==> flow/design.v <==
`timescale 1ns / 1ps
module qtwosComp(
    input [N-2:0] a,
    output [2*N-1:0] b
    );
	reg [2*N-1:0] data;
	reg [2*N-1:0] flip;
	reg [2*N-1:0] out;
	parameter Q = 15;
	parameter N = 32;
	assign b = out;
	always @*
	begin
		data <= a;		 
	end
	always @*
	begin
		flip <= ~a;
	end
	always @*
	begin
		out <= flip + 1;
	end
endmodule
`timescale 1ns / 1ps
module qmult(
    input [N-1:0] a,
    input [N-1:0] b,
    output [N-1:0] c
    );
	wire [2*N-1:0] a_ext;
	wire [2*N-1:0] b_ext;
	wire [2*N-1:0] r_ext;
	reg [2*N-1:0] a_mult;
	reg [2*N-1:0] b_mult;
	reg [2*N-1:0] result;
	reg [N-1:0] retVal;
	parameter Q = 8;
	parameter N = 20;
	qtwosComp #(Q,N) comp_a (a[N-2:0], a_ext);
	qtwosComp #(Q,N) comp_b (b[N-2:0], b_ext);
	qtwosComp #(Q,N) comp_r (result[N-2+Q:Q], r_ext);
	assign c = retVal;
	always @*
	begin
		if(a[N-1] == 1)
			a_mult <= a_ext;
		else
			a_mult <= a;
		if(b[N-1] == 1)
			b_mult <= b_ext;
		else
			b_mult <= b;		
	end 
	always @*
	begin
		result <= a_mult * b_mult;
	end
	always @*
	begin		
		if((a[N-1] == 1 && b[N-1] == 0) || (a[N-1] == 0 && b[N-1] == 1)) begin
			retVal[N-1] <= 1;
			retVal[N-2:0] <= r_ext[N-2:0];
		end
		else begin
			retVal[N-1] <= 0;
			retVal[N-2:0] <= result[N-2+Q:Q];
		end
	end
endmodule
`timescale 1ns / 1ps
module qadd(
    input [N-1:0] a,
    input [N-1:0] b,
    output reg [N-1:0] c
    );
	parameter Q = 15;
	parameter N = 28;
reg [N-1:0] res;
always @* begin
    if ( res[N-2:0] == 0 )
        c = 0;
    else
        c = res;
end
always @*
begin
	if(a[N-1] == 1 && b[N-1] == 1) begin
		res[N-1] = 1;
		res[N-2:0] = a[N-2:0] + b[N-2:0];
	end
	else if(a[N-1] == 0 && b[N-1] == 0) begin
		res[N-1] = 0;
		res[N-2:0] = a[N-2:0] + b[N-2:0];
	end
	else if(a[N-1] == 0 && b[N-1] == 1) begin
		if(a[N-2:0] > b[N-2:0]) begin
			res[N-1] = 0;
			res[N-2:0] = a[N-2:0] - b[N-2:0];
		end
		else begin
			res[N-1] = 1;
		    res[N-2:0] = b[N-2:0] - a[N-2:0];
        end
	end
	else begin
        if(a[N-2:0] > b[N-2:0]) begin
            res[N-1] = 1;
            res[N-2:0] = a[N-2:0] - b[N-2:0];
        end
        else begin
            res[N-1] = 0;
            res[N-2:0] = b[N-2:0] - a[N-2:0];
        end
    end
end
endmodule
`timescale 1ns / 1ps
module negar(
    in,
    neg_in
    );
input logic [N-1:0] in;
output logic [N-1:0] neg_in;
parameter Q = 15;
parameter N = 28;    
logic [N-1:0] aux;
always_comb begin
    if ( in[N-1] == 1) begin
        neg_in[N-1] = 0; 
        neg_in[N-2:0] = in[N-2:0];
    end
    else begin
        neg_in[N-1] = 1;
        neg_in[N-2:0] = in[N-2:0];
    end
end
endmodule
`timescale 1ns / 1ps
module qdiv(
	input [N-1:0] dividend,
	input [N-1:0] divisor,
	input rst,
	input start,
	input clk,
	output reg [N-1:0] quotient_out,
	output complete
	);
	parameter Q = 8;
	parameter N = 20;
	reg [N-1:0] quotient;
	reg [N-1:0] dividend_copy;
	reg [2*(N-1)-1:0] divider_copy;
	reg [5:0] bitn; 
	reg done;
	always @* begin
	   if (dividend[N-2:0] == 0 )
	       quotient_out = 0;
       else
           quotient_out = quotient;
	end
	assign complete = done;
	always @( posedge clk ) 
	begin
		if( rst )
			done <= 1'b1;
		else if( done && start ) begin
			done <= 1'b0;
			bitn <= N+Q-2;
			quotient <= 0;
			dividend_copy <= {1'b0,dividend[N-2:0]};
			divider_copy[2*(N-1)-1] <= 0;
			divider_copy[2*(N-1)-2:N-2] <= divisor[N-2:0];
			divider_copy[N-3:0] <= 0;
			if((dividend[N-1] == 1 && divisor[N-1] == 0) || (dividend[N-1] == 0 && divisor[N-1] == 1))
				quotient[N-1] <= 1;
			else
				quotient[N-1] <= 0;
		end 
		else if(!done) begin
			if(dividend_copy >= divider_copy) begin
				dividend_copy <= dividend_copy - divider_copy;
				quotient[bitn] <= 1'b1;
			end
			divider_copy <= divider_copy >> 1;
			if(bitn == 0)
				done <= 1'b1;
			bitn <= bitn - 1;	
		end
	end
endmodule
`timescale 1ns / 1ps
module bits2temp1(
    clk,
    rst,
    start,
    yk,
    done,
    yT
    );
input wire clk;
input wire rst;
input wire start;
input wire [11:0] yk;
output reg done;
output reg [N-1:0] yT;
parameter Q = 15;
parameter N = 28;
localparam V = 163840;   
localparam inv_res_V = 40662109;  
localparam gain = 9863168;  
localparam c = 32932;  
localparam b = 6619300;   
localparam betha = 8511169;  
localparam dos = 65536;  
localparam S_IDLE = 3'd0;
localparam S_D1S  = 3'd1;
localparam S_D1W  = 3'd2;
localparam S_D2S  = 3'd3;
localparam S_D2W  = 3'd4;
localparam S_D3S  = 3'd5;
localparam S_D3W  = 3'd6;
reg [2:0] state;
reg [N-1:0] bits;
reg [N-1:0] Vg;
reg [N-1:0] gain_Vg;
wire st1 = (state == S_D1S);
wire st2 = (state == S_D2S);
wire st3 = (state == S_D3S);
wire done1, done2, done3;
wire [N-1:0] q_Vg;
qdiv #(Q,N) div_Vg (bits, inv_res_V, rst, st1, clk, q_Vg, done1);
wire [N-1:0] q_gain_Vg;
qdiv #(Q,N) div1 (gain, Vg, rst, st2, clk, q_gain_Vg, done2);
wire [N-1:0] V_gain_Vg;
qmult #(Q,N) mult1 (V, gain_Vg, V_gain_Vg);
wire [N-1:0] neg_V_gain_Vg;
negar #(Q,N) neg2 (V_gain_Vg,neg_V_gain_Vg);
wire [N-1:0] den;
qadd #(Q,N) sum1 ( neg_V_gain_Vg, c, den);
wire [N-1:0] num;
negar #(Q,N) neg1 (b,num);
wire [N-1:0]  aux1;
qdiv #(Q,N) div2 (num, den, rst, st3, clk, aux1, done3);
wire [N-1:0] t_o;
qmult #(Q,N) mult2 (betha, aux1, t_o);
always @(posedge clk) begin
    done <= 1'b0;
    if (rst) begin
        state <= S_IDLE;
    end
    else begin
        case (state)
        S_IDLE: if (start) begin
                    bits <= {1'b0, (yk == 0) ? 12'd1 : yk, {Q{1'b0}}};
                    state <= S_D1S;
                end
        S_D1S:  state <= S_D1W;
        S_D1W:  if (done1) begin
                    Vg <= q_Vg;
                    state <= S_D2S;
                end
        S_D2S:  state <= S_D2W;
        S_D2W:  if (done2) begin
                    gain_Vg <= q_gain_Vg;
                    state <= S_D3S;
                end
        S_D3S:  state <= S_D3W;
        S_D3W:  if (done3) begin
                    yT <= t_o;
                    done <= 1'b1;
                    state <= S_IDLE;
                end
        default: state <= S_IDLE;
        endcase
    end
end
endmodule
`timescale 1ns / 1ps
module lowpass_filter(
    clk,
    rst,
    start,
    yT,
    yT_filt
    );
input logic clk;
input logic rst;
input logic start;
input logic [N-1:0] yT;
output logic [N-1:0] yT_filt;
parameter Q = 15; 
parameter N = 28;
localparam offset = 0;
localparam neg_a1 = 64567; 
localparam a2 = 31813;
localparam a3 = 0; 
localparam a4 = 0;
localparam a5 = 0; 
localparam b0 = 4;
localparam b1 = 7;
localparam b2 = 4;
localparam b3 = 0;
localparam b4 = 0;
localparam b5 = 0;
logic [N-1:0] a1; 
negar #(Q,N) neg0 (neg_a1,a1);
logic [N-1:0] y0; 
logic [N-1:0] y1; 
logic [N-1:0] y2; 
logic [N-1:0] y3;
logic [N-1:0] y4; 
logic [N-1:0] y5;
logic [N-1:0] u1;  
logic [N-1:0] u2;  
logic [N-1:0] u3;  
logic [N-1:0] u4;  
logic [N-1:0] u5; 
always_ff @(posedge clk) begin
    if (rst) begin
        y5 <= 0;
        y4 <= 0;
        y3 <= 0;
        y2 <= 0;
        y1 <= 0;
        y0 <= 0;
        u5 <= 0;
        u4 <= 0;
        u3 <= 0;
        u2 <= 0;
        u1 <= 0;
    end
    else if (start) begin
        y5 <= y4;
        y4 <= y3;
        y3 <= y2;
        y2 <= y1; 
        y1 <= y0;
        y0 <= yT;
        u5 <= u4; 
        u4 <= u3; 
        u3 <= u2;
        u2 <= u1;
        u1 <=  u0 + offset;
    end
end
logic [N-1:0] yb0; 
qmult #(Q,N) multb0 (b0, y0, yb0);
logic [N-1:0] yb1; 
qmult #(Q,N) multb1 (b1, y1, yb1);
logic [N-1:0] yb2; 
qmult #(Q,N) multb2 (b2, y2, yb2);
logic [N-1:0] yb3; 
qmult #(Q,N) multb3 (b3, y3, yb3);
logic [N-1:0] yb4; 
qmult #(Q,N) multb4 (b4, y4, yb4);
logic [N-1:0] yb5; 
qmult #(Q,N) multb5 (b5, y5, yb5);
logic [N-1:0] auxb0;  
qadd #(Q,N) sumb0 (yb0, yb1, auxb0);
logic [N-1:0] auxb1;  
qadd #(Q,N) sumb1 (yb2, yb3, auxb1);
logic [N-1:0] auxb2;  
qadd #(Q,N) sumb2 (yb4, yb5, auxb2);
logic [N-1:0] auxb3;  
qadd #(Q,N) sumb3 (auxb0, auxb1, auxb3);
logic [N-1:0] yb;  
qadd #(Q,N) sumb (auxb2, auxb3, yb);
logic [N-1:0] ua1; 
qmult #(Q,N) multa1 (a1, u1, ua1);
logic [N-1:0] ua2; 
qmult #(Q,N) multa2 (a2, u2, ua2);
logic [N-1:0] ua3; 
qmult #(Q,N) multa3 (a3, u3, ua3);
logic [N-1:0] ua4; 
qmult #(Q,N) multa4 (a4, u4, ua4);
logic [N-1:0] ua5; 
qmult #(Q,N) multa5 (a5, u5, ua5);
logic [N-1:0] auxa1;  
qadd #(Q,N) suma1 (ua1, ua2, auxa1);
logic [N-1:0] auxa2;  
qadd #(Q,N) suma2 (ua3, ua4, auxa2);
logic [N-1:0] auxa3;  
qadd #(Q,N) suma3 (auxa1, auxa2, auxa3);
logic [N-1:0] ua;  
qadd #(Q,N) suma (auxa3, ua5, ua);
logic [N-1:0] ya; 
negar #(Q,N) nega (ua,ya);
logic [N-1:0] u0;  
qadd #(Q,N) sum_ab (yb, ya, u0);
always_ff @(posedge clk) begin
    yT_filt <= u0; 
end
endmodule
`timescale 1ns / 1ps
module pt100_temp (
    input  wire        clk,
    input  wire        rst,
    input  wire        in_valid,
    output wire        in_ready,
    input  wire [11:0] yk,
    output wire        out_valid,
    output wire [27:0] temp,
    output wire [27:0] temp_filt,
    output wire        alarm
    );
parameter Q = 15;
parameter N = 28;
localparam HT = 2457600;  
localparam T_IDLE = 2'd0;
localparam T_CONV = 2'd1;
localparam T_FILT = 2'd2;
localparam T_OUT  = 2'd3;
reg [1:0] tstate;
reg alarm_r;
wire conv_done;
wire [N-1:0] yT;
assign in_ready  = (tstate == T_IDLE);
assign out_valid = (tstate == T_OUT);
assign temp      = yT;
assign alarm     = alarm_r;
wire accept = in_valid && in_ready;
bits2temp1 #(Q,N) conv (
    .clk(clk), .rst(rst), .start(accept), .yk(yk), .done(conv_done), .yT(yT));
lowpass_filter #(Q,N) filt (
    .clk(clk), .rst(rst), .start(conv_done), .yT(yT), .yT_filt(temp_filt));
always @(posedge clk) begin
    if (conv_done)
        alarm_r <= (yT > HT);
end
always @(posedge clk) begin
    if (rst)
        tstate <= T_IDLE;
    else begin
        case (tstate)
        T_IDLE: if (accept) tstate <= T_CONV;
        T_CONV: if (conv_done) tstate <= T_FILT;
        T_FILT: tstate <= T_OUT;
        T_OUT:  tstate <= T_IDLE;
        endcase
    end
end
endmodule
======== Tool chain data of pt100_temp ========
What the tools print for pt100_temp, step after step.
Lines are those of the file above, counted from 1.
Operators: Yosys type, input widths -> output width; for muxes data width and select width s.
Library cell names are shortened.
A cell with - has no value.
inputs
  top ..................................... pt100_temp
  clock ................................... clk
  library ................................. sky130hd
  timing corner ........................... tt_025C_1v80

======== Word level ========
Yosys after proc, flatten, opt, wreduce and memory -nomap, before mapping. Memory bits, and registers merged into a memory's read port (data or address), are not among the register bits. Print and check cells are not counted. Equal cells are merged and count once.
cells by class
  magnitude comparators ................... 13
  $mul .................................... 5
  reduce/logical cells .................... 69
  bitwise operators ....................... 43
  $add $sub $neg .......................... 46
  shift operators ......................... 3
  equality and inequality tests ........... 18
  muxes and demuxes ....................... 163
operators by type and width
  cell                    number
  $mul 24x56->42 const A  1
  $mux 27                 42
  $mul 17x56->42 const A  1
  $mux 28                 33
  $mul 15x56->42 const A  1
  $sub 27x27->27          12
  $logic_not 27->1        12
  $not 27->56             5
  $add 56x1->56 const B   5
  $mux 56                 5
  $add 27x1->27 const B   7
  $not 27->27             7
  $mul 3x56->27 const A   1
  $mul 3x56->42 const A   1
  $add 27x27->27          6
  $gt 27x27->1            6
  $ge 28x53->1            2
  $mux 26                 4
  $shift 1x7->28 const A  3
  $sub 28x28->28          3
  $and 28x28->28          3
  $or 28x28->28           3
  $not 28->28             3
  $not 27->40             2
  $add 40x1->40 const B   2
  $mux 40                 2
  $mux 1                  66
  $sub 1x27->27 const A   2
Not listed: further kinds 33, cells in them 120.
storage and ports
  input port bits ......................... 15
  register bits after elaboration ......... 786
  cells after elaboration ................. 402

======== Logic depth ========
Longest topological path by Yosys (ltp), each cell counted once; first at word level (registers and memories cut), then after technology mapping (sequential cells cut; the memories' decode and read muxes count).
depth
  depth in word-level cells ............... 35
  ABC_AREA ................................ 0
  mapped depth ............................ 89

======== Synthesis result ========
The flow's flattened synthesis, as Yosys stat reports it; memories are mapped. The netlist is that of the ABC_AREA named above (0 if unset); the other value can give another one.
The area totals of this step are shown rounded.
cells by type
  type      number
  ha_1      1087
  edfxtp_1  441
  fa_1      603
  inv_1     1422
  xnor2_1   452
  dfxtp_1   187
  nor2_1    893
  a21oi_1   605
  mux2i_1   233
  nand2_1   565
  o21ai_0   424
  xor2_1    188
  nor3_1    220
  clkbuf_1  288
  a21o_1    134
  nand2b_1  119
  o31ai_1   94
  and2_1    112
Not listed: further types 96, cells in them 1604.
synthesis totals
  synthesis area .......................... 0.0835 sq mm
  cells in the netlist .................... 9671
  area of sequential cells ................ 0.017 sq mm
  buffer cells ............................ 356
  flip-flops .............................. 628
The figures by module come from a second, unflattened synthesis with its own total; it is not the netlist above.
second synthesis, totals
  cell total of the unflattened synthesis .. 58220
  area (unflattened synthesis) ............ 0.484 sq mm
Rows give one instance, submodules left out.
modules
  module          sequential area (sq mm)  cells  area (sq mm)  times used
  qmult           0                        3278   0.028         13
  qadd            0                        725    0.00498       11
  qtwosComp       0                        107    0.000739      39
  qdiv            0.00347                  717    0.00685       3
  lowpass_filter  0.00673                  1022   0.0113        1
  bits2temp1      0.00304                  144    0.00322       1
  negar           0                        28     0.000206      4
  pt100_temp      0.00011                  29     0.000265      1

======== Timing after synthesis ========
OpenSTA on the mapped netlist: ideal clock, no wires. The path of least setup slack (recovery checks aside). Input and output delay are each 20% of the period. Register names are those of the netlist, which keeps one name where synthesis merged equal registers.
timing post-synthesis
  path type ............................... register to register
  from .................................... register filt.u2[27]
  to ...................................... register filt.u1[27]
  arrival ................................. 18.560 ns
  delay of the path ....................... 18.676 ns
  period .................................. 24.0 ns
  path slack .............................. 5.323 ns
  required time ........................... 23.884 ns
  stages .................................. 78
  time at the first pin ................... 0.000 ns
  library setup time ...................... 0.116 ns
  period reached after synthesis .......... 18.677 ns
"delay of the path" = arrival - input delay + setup time.
"stages": output pins that drive a net of the path, with the launching flip-flop's if there is one; two outputs of one cell count as two.
"period reached after synthesis" is the clock period less the worst setup slack; recovery checks do not enter. This is arithmetic on one report: input and output delays are still those of the set period (20% each).
Between the ends stands the longest chain of elaborated cells between them, by number of cells; it is not shown to be the way that was timed. Of several equally long chains one is given.
A line is the first line of the expression or statement that the cell stems from. Yosys adds cells for indexed reads and writes and turns some case tables into memories.
on the way, post-synthesis
  cells stage by stage .................... dfxtp_1 > clkbuf_1 > clkbuf_1 > clkbuf_1 > buf_1 > nand2_1 > o21ai_0 > fa_1 > fa_1 > inv_1 > fa_1 > inv_1 > fa_1 > fa_1 > inv_1 > fa_1 > inv_1 > ha_1 > (+42 left out) > o21ai_0 > a21oi_1 > o21ai_0 > a211oi_1 > o21ai_0 > a221o_1 > a211o_1 > o21ai_0 > clkbuf_1 > clkbuf_1 > mux2i_1 > xor2_1 > nand3_1 > nor4_1 > nand4_1 > a22oi_1 > nand4_1 > a41o_1
  cells in the longest elaborated chain ... 33
  elaborated cells between the ends (all ways) .. 76
  those cells by class .................... 11 x add/sub; 1 x mul; 4 x compare; 40 x mux; 4 x logic; 16 x reduce/logical
ends and longest elaborated chain, post-synthesis
  item                RTL line  source
  start: declaration  315       logic [N-1:0] u2;
  start: assignment   330       u2 <= 0;
  start: assignment   343       u2 <= u1;
  $mux 56             50        if(b[N-1] == 1)
  $mul 15x56->42      57        result <= a_mult * b_mult;
  $not 27->27         18        flip <= ~a;
  $add 27x1->27       22        out <= flip + 1;
  $mux 27             61        if((a[N-1] == 1 && b[N-1] == 0) || (a[N-1] == 0 && b[N-1] == 1)) begin
  $sub 27x27->27      103       res[N-2:0] = b[N-2:0] - a[N-2:0];
  $mux 27             97        if(a[N-2:0] > b[N-2:0]) begin
  (+19 left out)      -
  $sub 27x27->27      103
  $mux 27             97
  $mux 28             96        else if(a[N-1] == 0 && b[N-1] == 1) begin
  $mux 27             92        else if(a[N-1] == 0 && b[N-1] == 0) begin
  $mux 27             88        if(a[N-1] == 1 && b[N-1] == 1) begin
  $logic_not 27->1    81        if ( res[N-2:0] == 0 )
  $mux 28             81
  end: assignment     331       u1 <= 0;
  end: assignment     344       u1 <=  u0 + offset;
  end: declaration    314       logic [N-1:0] u1;

======== Worst path after layout ========
From the final timing report of run 1: the path of least setup slack in the routed layout; clock arrival at registers is part of the times.
timing after layout
  path type ............................... register to register
  from .................................... register filt.u1[0]
  to ...................................... register filt.u1[27]
  time at the first pin ................... 0.66 ns
  period .................................. 14.7 ns
  arrival ................................. 17.77 ns
  path slack .............................. -2.52 ns
  stages .................................. 86
  library setup time ...................... 0.11 ns
  required time ........................... 15.25 ns
Between the ends stands the longest chain of elaborated cells between them, by number of cells; it is not shown to be the way that was timed. Of several equally long chains one is given.
on the way, after layout
  cells stage by stage .................... dfxtp_4 > inv_4 > ha_4 > nand2_4 > or3_4 > or3_4 > or3_4 > or2_4 > nand2b_4 > or2_4 > o21ai_4 > xnor2_4 > ha_4 > inv_2 > fa_1 > inv_1 > fa_1 > fa_1 > (+50 left out) > o21ai_2 > a211oi_2 > o21ai_1 > a221o_1 > a211o_1 > o21ai_4 > buf_6 > buf_12 > buf_16 > buf_6 > mux2i_1 > xnor2_1 > nand4_1 > nor4_1 > nand4_1 > a22oi_2 > nand4_1 > a41o_1
  cells in the longest elaborated chain ... 35
  elaborated cells between the ends (all ways) .. 73
  those cells by class .................... 12 x add/sub; 1 x mul; 4 x compare; 39 x mux; 4 x logic; 13 x reduce/logical
ends and longest elaborated chain, after layout
  item                RTL line  source
  start: declaration  314       logic [N-1:0] u1;
  start: assignment   331       u1 <= 0;
  start: assignment   344       u1 <=  u0 + offset;
  $not 27->56         18        flip <= ~a;
  $add 56x1->56       22        out <= flip + 1;
  $mux 56             50        if(b[N-1] == 1)
  $mul 17x56->42      57        result <= a_mult * b_mult;
  $not 27->27         18
  $add 27x1->27       22
  $mux 27             61        if((a[N-1] == 1 && b[N-1] == 0) || (a[N-1] == 0 && b[N-1] == 1)) begin
  (+21 left out)      -
  $sub 27x27->27      103       res[N-2:0] = b[N-2:0] - a[N-2:0];
  $mux 27             97        if(a[N-2:0] > b[N-2:0]) begin
  $mux 28             96        else if(a[N-1] == 0 && b[N-1] == 1) begin
  $mux 27             92        else if(a[N-1] == 0 && b[N-1] == 0) begin
  $mux 27             88        if(a[N-1] == 1 && b[N-1] == 1) begin
  $logic_not 27->1    81        if ( res[N-2:0] == 0 )
  $mux 28             81
  end: assignment     331
  end: assignment     344
  end: declaration    314

Hand-over note for pt100_temp

Measured results for pt100_temp: 4 stored runs of the Yosys and OpenROAD flow on sky130hd. The settings differ; the order carries no meaning. The constraints put input and output delay at 20% of the set period each and load the outputs with 0.01 pF.
"achieved clock period": clock period set for the run, less the worst setup slack. It is reckoned from that one timing run; input and output delays stay at 20% of the period that was set.
"power consumption" rests on the timing tool's default activity at the inputs, not on a simulated workload.
Values from the reports are rounded here.

---- run 1 ----
settings
  CORE_MARGIN = 7
  CORE_UTILIZATION = 15
  CTS_CLUSTER_DIAMETER = 170
  GPL_ROUTABILITY_DRIVEN = 1
  MIN_ROUTING_LAYER = met1
  SETUP_SLACK_MARGIN = 0.26
  SLEW_MARGIN = 35
  period_ns = 14.7
  CAP_MARGIN = 20
results
  area inside the die boundary ............ 0.577 sq mm
  setup slack of the worst path ........... -2.52 ns
  Yosys chip area after synthesis ......... 0.0835 sq mm
  achieved clock period ................... 17.220 ns
  standard-cell area of the final layout .. 0.112 sq mm
  sum of negative setup slack ............. -106 ns
  power consumption ....................... 4380 µW

---- run 2 ----
settings
  CAP_MARGIN = 0
  CELL_PAD_IN_SITES_DETAIL_PLACEMENT = 1
  CORE_ASPECT_RATIO = 1.63
  CORE_MARGIN = 10
  CORE_UTILIZATION = 15
  CTS_CLUSTER_DIAMETER = 120
  CTS_CLUSTER_SIZE = 25
  GPL_ROUTABILITY_DRIVEN = 1
  HOLD_SLACK_MARGIN = 0.14
  MIN_ROUTING_LAYER = met2
  PLACE_DENSITY_LB_ADDON = 0.26
  SETUP_SLACK_MARGIN = 4.27
  SLEW_MARGIN = 30
  TNS_END_PERCENT = 100
  period_ns = 14.7
results
  sum of negative setup slack ............. -151 ns
  achieved clock period ................... 17.963 ns
  area inside the die boundary ............ 0.588 sq mm
  standard-cell area of the final layout .. 0.114 sq mm
  setup slack of the worst path ........... -3.26 ns
  Yosys chip area after synthesis ......... 0.0835 sq mm
  power consumption ....................... 4030 µW

---- run 3 ----
settings
  CELL_PAD_IN_SITES_DETAIL_PLACEMENT = 2
  CORE_ASPECT_RATIO = 0.9
  CORE_MARGIN = 7
  CORE_UTILIZATION = 15
  CTS_CLUSTER_DIAMETER = 170
  GPL_ROUTABILITY_DRIVEN = 1
  MIN_ROUTING_LAYER = met1
  SETUP_SLACK_MARGIN = 0.26
  SLEW_MARGIN = 35
  TNS_END_PERCENT = 35
  period_ns = 14.7
  CAP_MARGIN = 20
results
  setup slack of the worst path ........... -9.14 ns
  power consumption ....................... 4740 µW
  Yosys chip area after synthesis ......... 0.0835 sq mm
  area inside the die boundary ............ 0.578 sq mm
  sum of negative setup slack ............. -417 ns
  achieved clock period ................... 23.836 ns
  standard-cell area of the final layout .. 0.114 sq mm

---- run 4 ----
settings
  CAP_MARGIN = 0
  CELL_PAD_IN_SITES_DETAIL_PLACEMENT = 1
  CORE_ASPECT_RATIO = 1.88
  CORE_MARGIN = 10
  CORE_UTILIZATION = 15
  CTS_CLUSTER_DIAMETER = 120
  CTS_CLUSTER_SIZE = 25
  GPL_ROUTABILITY_DRIVEN = 1
  GPL_TIMING_DRIVEN = 0
  HOLD_SLACK_MARGIN = 0.14
  MIN_ROUTING_LAYER = met2
  PLACE_DENSITY_LB_ADDON = 0.26
  SETUP_SLACK_MARGIN = 4.27
  SLEW_MARGIN = 5
  TNS_END_PERCENT = 100
  period_ns = 14.7
results
  power consumption ....................... 3710 µW
  sum of negative setup slack ............. -202 ns
  standard-cell area of the final layout .. 0.104 sq mm
  achieved clock period ................... 19.156 ns
  Yosys chip area after synthesis ......... 0.0835 sq mm
  setup slack of the worst path ........... -4.46 ns
  area inside the die boundary ............ 0.588 sq mm

End of note.
